==> flow/design.v <==
`timescale 1ns / 1ps
module bcd(clk, rst, broj, desetice, jedinice);
   input clk;                                               
   input rst;                                               
   input  [7:0] broj;                                       
   output reg [3:0] desetice;                               
   output reg [3:0] jedinice;                               
   reg [15:0] shift;                                        
   reg [3:0] i;                                             
   reg [15:0] t;                                            
   always @(posedge clk)
   begin
      if (rst)
         i <= 4'd0;
      else
      begin
         t = shift;
         if (i == 0)                                        
         begin
            t[15:8] = 8'd0;
            t[7:0] = broj;
         end
         if (i < 8)                                         
         begin
            if (t[11:8] >= 5)                               
               t[11:8] = t[11:8] + 4'd3;                    
            if (t[15:12] >= 5)                              
               t[15:12] = t[15:12] + 4'd3;                  
            t = t << 1;                                     
            shift <= t;
            i <= i + 4'd1;
         end
         else                                               
         begin
            desetice <= shift[15:12];
            jedinice <= shift[11:8];
            i <= 4'd0;
         end
      end
   end
endmodule
`timescale 1ns / 1ps
module kosarka(
      input clk,                                            
      input rst,                                            
      input b0,b1,b2,b3,                                    
      input p0,p1,p2,                                       
      output a,b,c,d,e,f,g,dp,                              
      output [3:0] an                                       
    );
localparam [16:0] DIV_D = 17'd25;                           
localparam [28:0] DIV_V = 29'd500;                          
reg clkD,clkV;                                              
reg [16:0] brojacD;                                         
reg [28:0] brojacV;                                         
reg [7:0] vremeA,vremeB,rezulA,rezulB;                      
reg [3:0] displej;                                          
reg [6:0] s_seg;                                            
reg [3:0] cifra;                                            
reg stop;                                                   
wire [3:0] vremeAdesetice, vremeAjedinice, vremeBdesetice, vremeBjedinice;   
wire [3:0] rezulAdesetice, rezulAjedinice, rezulBdesetice, rezulBjedinice;   
reg stanjeB0, stanjeB1, stanjeB2, stanjeB3;                 
bcd bcd_vremeA(clk, rst, vremeA, vremeAdesetice, vremeAjedinice);
bcd bcd_vremeB(clk, rst, vremeB, vremeBdesetice, vremeBjedinice);            
bcd bcd_rezulA(clk, rst, rezulA, rezulAdesetice, rezulAjedinice);
bcd bcd_rezulB(clk, rst, rezulB, rezulBdesetice, rezulBjedinice);
wire tickD = (brojacD == DIV_D) && !clkD;                   
wire tickV = (brojacV == DIV_V) && !clkV;                   
reg n_stop, n_s0, n_s1, n_s2, n_s3;
reg [7:0] n_rezulA, n_rezulB;
reg [3:0] n_displej, n_cifra;
always @(*)
   begin
      n_stop = stop;
      n_s0 = stanjeB0; n_s1 = stanjeB1; n_s2 = stanjeB2; n_s3 = stanjeB3;
      n_rezulA = rezulA; n_rezulB = rezulB;
      n_displej = displej; n_cifra = cifra;
      if(vremeA==0 && vremeB==0)                            
         n_stop = 1'b1;                                     
      case({p2,cifra})
         5'b00111: begin n_displej = vremeBjedinice; n_cifra = 4'b1110; end
         5'b01110: begin n_displej = vremeBdesetice; n_cifra = 4'b1101; end   
         5'b01101: begin n_displej = vremeAjedinice; n_cifra = 4'b1011; end
         5'b01011: begin n_displej = vremeAdesetice; n_cifra = 4'b0111; end
         5'b10111: begin n_displej = rezulBjedinice; n_cifra = 4'b1110; end
         5'b11110: begin n_displej = rezulBdesetice; n_cifra = 4'b1101; end   
         5'b11101: begin n_displej = rezulAjedinice; n_cifra = 4'b1011; end
         5'b11011: begin n_displej = rezulAdesetice; n_cifra = 4'b0111; end
         default: ;
      endcase
      if(b0 == 1'b1)
         n_s0 = 1'b1;                                       
      if(n_s0==1'b1 && b0 == 1'b0)                          
      begin
         n_stop = ~n_stop;                                  
         n_s0 = 1'b0;
      end
      if(b1 == 1'b1)
         n_s1 = 1'b1;                                       
      if(n_s1==1'b1 && b1 == 1'b0)
      begin
         case({p1,p0})
            2'b00: n_rezulB = n_rezulB+8'd3;                
            2'b01: n_rezulB = n_rezulB-8'd3;
            2'b10: n_rezulA = n_rezulA+8'd3;
            2'b11: n_rezulA = n_rezulA-8'd3;
         endcase
         n_s1 = 1'b0;
      end
      if(b2 == 1'b1)
         n_s2 = 1'b1;                                       
      if(n_s2==1'b1 && b2 == 1'b0)
      begin
         case({p1,p0})
            2'b00: n_rezulB = n_rezulB+8'd2;                
            2'b01: n_rezulB = n_rezulB-8'd2;
            2'b10: n_rezulA = n_rezulA+8'd2;
            2'b11: n_rezulA = n_rezulA-8'd2;
         endcase
         n_s2 = 1'b0;
      end
      if(b3 == 1'b1)
         n_s3 = 1'b1;                                       
      if(n_s3==1'b1 && b3 == 1'b0)
      begin
         case({p1,p0})
            2'b00: n_rezulB = n_rezulB+8'd1;                
            2'b01: n_rezulB = n_rezulB-8'd1;
            2'b10: n_rezulA = n_rezulA+8'd1;
            2'b11: n_rezulA = n_rezulA-8'd1;
         endcase
         n_s3 = 1'b0;
      end
   end
always @(posedge clk)
   begin
      if (rst)
      begin
         clkD <= 1'b0; clkV <= 1'b0;
         brojacD <= 17'd0; brojacV <= 29'd0;
         vremeA <= 8'd40; vremeB <= 8'd0;                   
         rezulA <= 8'd0; rezulB <= 8'd0;
         displej <= 4'b0110;
         s_seg <= 7'd0;
         cifra <= 4'b1110;
         stop <= 1'b1;
         stanjeB0 <= 1'b0; stanjeB1 <= 1'b0; stanjeB2 <= 1'b0; stanjeB3 <= 1'b0;
      end
      else
      begin
         if(brojacD==DIV_D)                                 
         begin
            clkD <= ~clkD;
            brojacD <= 17'd1;
         end
         else
            brojacD <= brojacD+17'd1;
         if(brojacV==DIV_V)                                 
         begin
            clkV <= ~clkV;
            brojacV <= 29'd1;
         end
         else
            brojacV <= brojacV+29'd1;
         case(displej)
            4'd0 : s_seg <= 7'b1000000;                     
            4'd1 : s_seg <= 7'b1111001;                     
            4'd2 : s_seg <= 7'b0100100;                     
            4'd3 : s_seg <= 7'b0110000;                     
            4'd4 : s_seg <= 7'b0011001;                     
            4'd5 : s_seg <= 7'b0010010;                     
            4'd6 : s_seg <= 7'b0000010;                     
            4'd7 : s_seg <= 7'b1111000;                     
            4'd8 : s_seg <= 7'b0000000;                     
            4'd9 : s_seg <= 7'b0010000;                     
            default : s_seg <= 7'b1000000;                  
         endcase
         if (tickV)                                         
         begin
            if(stop==0)                                     
            begin
               if(vremeB==0)                                
               begin
                  vremeB <= 8'd59;                          
                  vremeA <= vremeA-8'd1;                    
               end
               else
                  vremeB <= vremeB-8'd1;
            end
         end
         if (tickD)                                         
         begin
            stop <= n_stop;
            stanjeB0 <= n_s0; stanjeB1 <= n_s1; stanjeB2 <= n_s2; stanjeB3 <= n_s3;
            rezulA <= n_rezulA; rezulB <= n_rezulB;
            displej <= n_displej;
            cifra <= n_cifra;
         end
      end
   end
assign an = cifra;
assign {g, f, e, d, c, b, a} = s_seg;                       
assign dp = 1'b1;                                           
endmodule
* Tool chain data of kosarka
What the tools print for kosarka, step after step.
Line numbers count from 1 in the design file above.
Cell names lack the library's common part.
Not given: --
- Top module :: kosarka
- Clock input :: clk
- Cell library :: sky130hd
- Library corner :: tt_025C_1v80

* After elaboration
Counts by Yosys on the flattened word-level netlist (proc, flatten, opt, wreduce; memories kept). Register bits leave out memories and registers merged into their read ports (data or address). Print and check cells are left out. Cells with the same type and inputs are merged into one.
Yosys's memory passes give these memory sizes; they may raise the number of words (mostly to a power of two), join words into wider ones and drop unused or constant bits.
- Register bits :: 201
- Bits in read-only memories :: 112
- Clocked read ports x word width :: 7
- Memories :: 1
- Input bits :: 9
- Output and inout port bits :: 12
- $add $sub $neg :: 28
- $lt $le $gt $ge :: 12
- Equality and inequality tests :: 13
- Multiplexer cells :: 47
- Bitwise operators :: 13
- Reductions and logical operators :: 42
** Memory list
- (no name shown) :: depth 16, bits a word 7, rd ports 1, write ports 0, RTL line 166 : case(displej)
** Operator list (number)
- two-way mux 8 bit :: 19
- parallel mux 8 bit (select 3 bit) :: 6
- greater-or-equal comparator 4 x 3 -> 1 bit (second input constant) :: 8
- subtractor 8 x 1 -> 8 bit (second input constant) :: 4
- adder 8 x 2 -> 8 bit (second input constant) :: 4
- subtractor 8 x 2 -> 8 bit (second input constant) :: 4
- parallel mux 4 bit (select 8 bit) :: 1
- adder 29 x 1 -> 29 bit (second input constant) :: 1
- == test 29 x 9 -> 1 bit (second input constant) :: 1
- OR reduction 2 bit :: 12
- AND reduction 2 bit :: 11
- == test 5 bit (second input constant) :: 4
- adder 17 x 1 -> 17 bit (second input constant) :: 1
- == test 17 x 5 -> 1 bit (second input constant) :: 1
- adder 4 x 1 -> 4 bit (second input constant) :: 4
- adder 4 x 2 -> 4 bit (second input constant) :: 4
- less-than comparator 4 bit (second input constant) :: 4
- zero test 4 bit :: 4
- adder 8 x 1 -> 8 bit (second input constant) :: 2
- zero test 8 bit :: 2
- parallel mux 4 bit (select 4 bit) :: 1
- two-way mux 4 bit :: 4
- == test 5 x 4 -> 1 bit (second input constant) :: 3
- NOT 1 bit :: 13
- adder 3 x 2 -> 3 bit (second input constant) :: 4
- two-way mux 1 bit :: 12
- two-way mux 3 bit :: 4
- nonzero test 8 bit :: 1
Other operator kinds: 8; their cells: 16.

* Depth
Yosys ltp: most cells in a row. Word level: on the elaborated netlist, between registers, memories and ports. Mapped: between sequential cells and ports; inverters and the memories' decode and read muxes count.
- Depth in word-level cells :: 10
- ABC_AREA :: 0
- Gate-level depth with buffers :: 22
- Depth with buffers taken out :: 19

* Mapped cells and area
The flow's flattened synthesis, as Yosys stat reports it; memories are mapped. The netlist is that of the ABC_AREA named above (0 if unset); the other value can give another one.
The area totals of this step are shown rounded.
** Cells by type
- edfxtp_1 :: number 92, total area 2762.65 um^2
- dfxtp_1 :: number 116, total area 2.32E+03 um^2
- nand2_1 :: number 176, total area 660.634 um^2
- ha_1 :: number 51, total area 638.112 um^2
- nor2_1 :: number 154, total area 578.054 um^2
- xnor2_1 :: number 51, total area 446.678 um^2
- xor2_1 :: number 48, total area 420.403 um^2
- a21oi_1 :: number 73, total area 365.35 um^2
- o21ai_0 :: number 47, total area 235.226 um^2
- nor3_1 :: number 46, total area 230.221 um^2
- mux2i_1 :: number 21, total area 210.202 um^2
- nand3_1 :: number 35, total area 175.168 um^2
- inv_1 :: number 45, total area 168.912 um^2
- nand2b_1 :: number 27, total area 168.912 um^2
- clkbuf_1 :: number 41, total area 153.898 um^2
- nand4_1 :: number 20, total area 125.12 um^2
- nor2b_1 :: number 19, total area 118.864 um^2
- or3_1 :: number 18, total area 112.608 um^2
Not listed: further types 70, cells in them 223.
- Mapped cells :: 1303
- Synthesis area :: 12000 um^2
- Flip-flop cells :: 208
By module: a second synthesis without flattening, with its own total; a netlist apart from the flattened one above.
- Cell total of the unflattened synthesis :: 1235
- Area total of the unflattened synthesis :: 12000 um^2
Rows give one instance, submodules left out.
** By module
- kosarka :: times used 1, cells 875, area 6700 um^2, seq. area 2000 um^2
- bcd :: times used 4, cells 90, area 1200 um^2, seq. area 770 um^2

* Path before layout
OpenSTA on the mapped netlist: ideal clock, no wires. The path of least setup slack (recovery checks aside). Input and output delay are each 20% of the period. Register names are those of the netlist, which keeps one name where synthesis merged equal registers.
- Path kind :: input to register
- Start :: in p1
- End :: reg rezulB[7]
- Period :: 10.0 ns
- External input delay :: 2.000 ns
- Setup time :: 0.123 ns
- Launch time at the first pin :: 2.000 ns
- Arrival time :: 6.406 ns
- Required time :: 9.877 ns
- Slack :: 3.470 ns
- Delay of the path :: 4.529 ns
- Driving pins on the path :: 22
- Path buffers :: 4
- Synthesis period reached :: 6.53 ns
"delay of the path" is the arrival time less input delay plus setup time.
"driving pins on the path" counts driving pins, that of a launching flip-flop among them; a cell with two outputs on the path counts twice.
"synthesis period reached" = period - worst setup slack (recovery checks aside). The figure is calculated, with input and output delays left at 20% of the set period.
Between the ends stands the longest chain of elaborated cells between them, by number of cells; it is not shown to be the way that was timed. Of several equally long chains one is given.
A line is the first line of the expression or statement that the cell stems from. Yosys adds cells for indexed reads and writes and turns some case tables into memories.
- Path through :: buf_6 -> nand2b_1 -> buf_2 -> buf_1 -> ha_1 -> a21o_1 -> maj3_1 -> xnor2_1 -> nand2_1 -> xnor2_1 -> ha_1 -> clkbuf_1 -> nor2b_1 -> nand4_1 -> nand4b_1 -> o21bai_1 -> nand4_1 -> o311ai_4 -> or4_1 -> mux2i_1 -> mux2i_1 -> mux2_1
- Cells in the longest elaborated chain :: 10
- Elaborated cells between the ends (all ways) :: 15
- Those cells by class :: add/sub: 4; eq/ne: 3; mux: 6; reduce/logical: 2
** RTL lines, path post-synthesis
- start, declared :: RTL line 47 : input p0,p1,p2,
- == test 2 bit :: RTL line 103 : case({p1,p0})
- OR reduction 2 bit
- parallel mux 8 bit (select 3 bit) :: RTL line 103
- two-way mux 8 bit :: RTL line 101 : if(n_s1==1'b1 && b1 == 1'b0)
- subtractor 8 x 2 -> 8 bit :: RTL line 117 : 2'b01: n_rezulB = n_rezulB-8'd2;
- parallel mux 8 bit (select 3 bit) :: RTL line 115 : case({p1,p0})
- two-way mux 8 bit :: RTL line 113 : if(n_s2==1'b1 && b2 == 1'b0)
- subtractor 8 x 1 -> 8 bit :: RTL line 129 : 2'b01: n_rezulB = n_rezulB-8'd1;
- parallel mux 8 bit (select 3 bit) :: RTL line 127 : case({p1,p0})
- two-way mux 8 bit :: RTL line 125 : if(n_s3==1'b1 && b3 == 1'b0)
- end, assigned :: RTL line 143 : rezulA <= 8'd0; rezulB <= 8'd0;
- end, assigned :: RTL line 196 : rezulA <= n_rezulA; rezulB <= n_rezulB;
- end, declared :: RTL line 56 : reg [7:0] vremeA,vremeB,rezulA,rezulB;

* Path in the finished layout
From the final timing report of flow run 1: the path of least setup slack in the routed layout; clock arrival at registers is part of the times.
- Path kind :: input to register
- Start :: in p1
- End :: reg rezulB[7]
- Period :: 10.0 ns
- External input delay :: 2.00 ns
- Setup time :: 0.11 ns
- Launch time at the first pin :: 2.00 ns
- Arrival time :: 7.59 ns
- Required time :: 10.39 ns
- Slack :: 2.80 ns
- Driving pins on the path :: 23
- Path buffers :: 5
Between the ends stands the longest chain of elaborated cells between them, by number of cells; it is not shown to be the way that was timed. Of several equally long chains one is given.
- Path through :: clkdlybuf4s50_1 -> buf_6 -> nand2b_1 -> buf_2 -> buf_1 -> ha_1 -> a21o_1 -> maj3_1 -> xnor2_1 -> nand2_1 -> xnor2_1 -> ha_1 -> clkbuf_1 -> nor2b_1 -> nand4_1 -> nand4b_1 -> o21bai_1 -> nand4_1 -> o311ai_4 -> or4_1 -> mux2i_1 -> mux2i_1 -> mux2_1
- Cells in the longest elaborated chain :: 10
- Elaborated cells between the ends (all ways) :: 15
- Those cells by class :: add/sub: 4; eq/ne: 3; mux: 6; reduce/logical: 2
** RTL lines, path after layout
- start, declared :: RTL line 47 : input p0,p1,p2,
- == test 2 bit :: RTL line 103 : case({p1,p0})
- OR reduction 2 bit
- parallel mux 8 bit (select 3 bit) :: RTL line 103
- two-way mux 8 bit :: RTL line 101 : if(n_s1==1'b1 && b1 == 1'b0)
- subtractor 8 x 2 -> 8 bit :: RTL line 117 : 2'b01: n_rezulB = n_rezulB-8'd2;
- parallel mux 8 bit (select 3 bit) :: RTL line 115 : case({p1,p0})
- two-way mux 8 bit :: RTL line 113 : if(n_s2==1'b1 && b2 == 1'b0)
- subtractor 8 x 1 -> 8 bit :: RTL line 129 : 2'b01: n_rezulB = n_rezulB-8'd1;
- parallel mux 8 bit (select 3 bit) :: RTL line 127 : case({p1,p0})
- two-way mux 8 bit :: RTL line 125 : if(n_s3==1'b1 && b3 == 1'b0)
- end, assigned :: RTL line 143 : rezulA <= 8'd0; rezulB <= 8'd0;
- end, assigned :: RTL line 196 : rezulA <= n_rezulA; rezulB <= n_rezulB;
- end, declared :: RTL line 56 : reg [7:0] vremeA,vremeB,rezulA,rezulB;

Wiki page: kosarka / flow data

Flow measurements of kosarka on sky130hd: 6 stored runs with different settings, listed in no order. Input and output delays are each 20% of the period that was set; the output load is 0.01 pF.
By "period reached" is meant the clock period of the run minus its worst setup slack. This is arithmetic on one report: input and output delays are still those of the set period (20% each).
"time on the worst setup path" is the time allowed to the run's worst setup path (the clock period less input and output delay, where it has them) less its slack. Clock arrival times count: a late capture clock shortens it, a late launch clock lengthens it.
By "total power after layout" is meant OpenSTA's value without simulated activity: inputs other than the clock are taken to toggle once in ten clock periods, and the tool carries that through the logic.
Measured values are rounded.

** Flow run 1
- Settings :: CTS_CLUSTER_DIAMETER=213; GPL_TIMING_DRIVEN=0; MAX_ROUTING_LAYER=met4; PLACE_DENSITY_LB_ADDON=0.09; TNS_END_PERCENT=80; period_ns=10.0; CAP_MARGIN=20; CORE_MARGIN=2; CORE_UTILIZATION=40; SLEW_MARGIN=20
- Cell area after synthesis :: 12000 um^2
- Overall die area :: 31000 um^2
- Standard-cell area after routing :: 13000 um^2
- Utilization of the finished layout :: 46%
- Lowest setup slack :: 2.8 ns
- Post-route setup TNS :: 0.000 ns
- Lowest hold slack :: 0.45 ns
- Total power after layout :: 2.0 mW
- Period reached :: 7.200 ns
- Time on the worst setup path :: 5.20 ns
- Kind of the worst setup path :: input to register

** Flow run 2
- Settings :: ABC_AREA=1; CORE_MARGIN=8; CORE_UTILIZATION=51; CTS_CLUSTER_DIAMETER=66; HOLD_SLACK_MARGIN=0.29; MIN_ROUTING_LAYER=met2; PLACE_DENSITY_LB_ADDON=0.26; SLEW_MARGIN=5; period_ns=10.0; CAP_MARGIN=20
- Cell area after synthesis :: 12000 um^2
- Overall die area :: 28000 um^2
- Standard-cell area after routing :: 13000 um^2
- Utilization of the finished layout :: 57%
- Lowest setup slack :: 4.0 ns
- Post-route setup TNS :: 0.000 ns
- Lowest hold slack :: 0.45 ns
- Total power after layout :: 2.0 mW
- Period reached :: 5.981 ns
- Time on the worst setup path :: 3.98 ns
- Kind of the worst setup path :: input to register

** Flow run 3
- Settings :: CORE_MARGIN=8; CORE_UTILIZATION=51; HOLD_SLACK_MARGIN=0.29; PLACE_DENSITY_LB_ADDON=0.26; SLEW_MARGIN=5; period_ns=10.0; CAP_MARGIN=20
- Cell area after synthesis :: 12000 um^2
- Overall die area :: 28000 um^2
- Standard-cell area after routing :: 13000 um^2
- Utilization of the finished layout :: 57%
- Lowest setup slack :: 2.9 ns
- Post-route setup TNS :: 0.000 ns
- Lowest hold slack :: 0.46 ns
- Total power after layout :: 1.9 mW
- Period reached :: 7.064 ns
- Time on the worst setup path :: 5.06 ns
- Kind of the worst setup path :: input to register

** Flow run 4
- Settings :: CTS_CLUSTER_DIAMETER=213; GPL_TIMING_DRIVEN=0; SETUP_SLACK_MARGIN=2.99; TNS_END_PERCENT=80; period_ns=10.0; CAP_MARGIN=20; CORE_MARGIN=2; CORE_UTILIZATION=40; SLEW_MARGIN=20
- Cell area after synthesis :: 12000 um^2
- Overall die area :: 31000 um^2
- Standard-cell area after routing :: 13000 um^2
- Utilization of the finished layout :: 46%
- Lowest setup slack :: 3.3 ns
- Post-route setup TNS :: 0.000 ns
- Lowest hold slack :: 0.45 ns
- Total power after layout :: 1.9 mW
- Period reached :: 6.745 ns
- Time on the worst setup path :: 4.75 ns
- Kind of the worst setup path :: input to register

** Flow run 5
- Settings :: CELL_PAD_IN_SITES_GLOBAL_PLACEMENT=2; CORE_ASPECT_RATIO=1.19; CORE_MARGIN=5; CORE_UTILIZATION=51; CTS_CLUSTER_DIAMETER=116; GPL_ROUTABILITY_DRIVEN=1; MAX_ROUTING_LAYER=met5; PLACE_DENSITY_LB_ADDON=0.22; SETUP_SLACK_MARGIN=0.77; SLEW_MARGIN=30; TNS_END_PERCENT=15; period_ns=4.31; CAP_MARGIN=20
- Cell area after synthesis :: 12000 um^2
- Overall die area :: 26000 um^2
- Standard-cell area after routing :: 14000 um^2
- Utilization of the finished layout :: 61%
- Lowest setup slack :: 0.12 ns
- Post-route setup TNS :: 0.000 ns
- Lowest hold slack :: 0.46 ns
- Total power after layout :: 4.6 mW
- Period reached :: 4.195 ns
- Time on the worst setup path :: 3.33 ns
- Kind of the worst setup path :: input to register

** Flow run 6
- Settings :: ABC_AREA=0; CELL_PAD_IN_SITES_DETAIL_PLACEMENT=1; CELL_PAD_IN_SITES_GLOBAL_PLACEMENT=0; CORE_ASPECT_RATIO=1.71; CORE_MARGIN=8; CORE_UTILIZATION=51; CTS_CLUSTER_DIAMETER=66; MIN_ROUTING_LAYER=met1; PLACE_DENSITY_LB_ADDON=0.02; SLEW_MARGIN=5; period_ns=10.8; CAP_MARGIN=20
- Cell area after synthesis :: 12000 um^2
- Overall die area :: 28000 um^2
- Standard-cell area after routing :: 13000 um^2
- Utilization of the finished layout :: 56%
- Lowest setup slack :: 3.5 ns
- Post-route setup TNS :: 0.000 ns
- Lowest hold slack :: 0.47 ns
- Total power after layout :: 1.8 mW
- Period reached :: 7.310 ns
- Time on the worst setup path :: 5.15 ns
- Kind of the worst setup path :: input to register
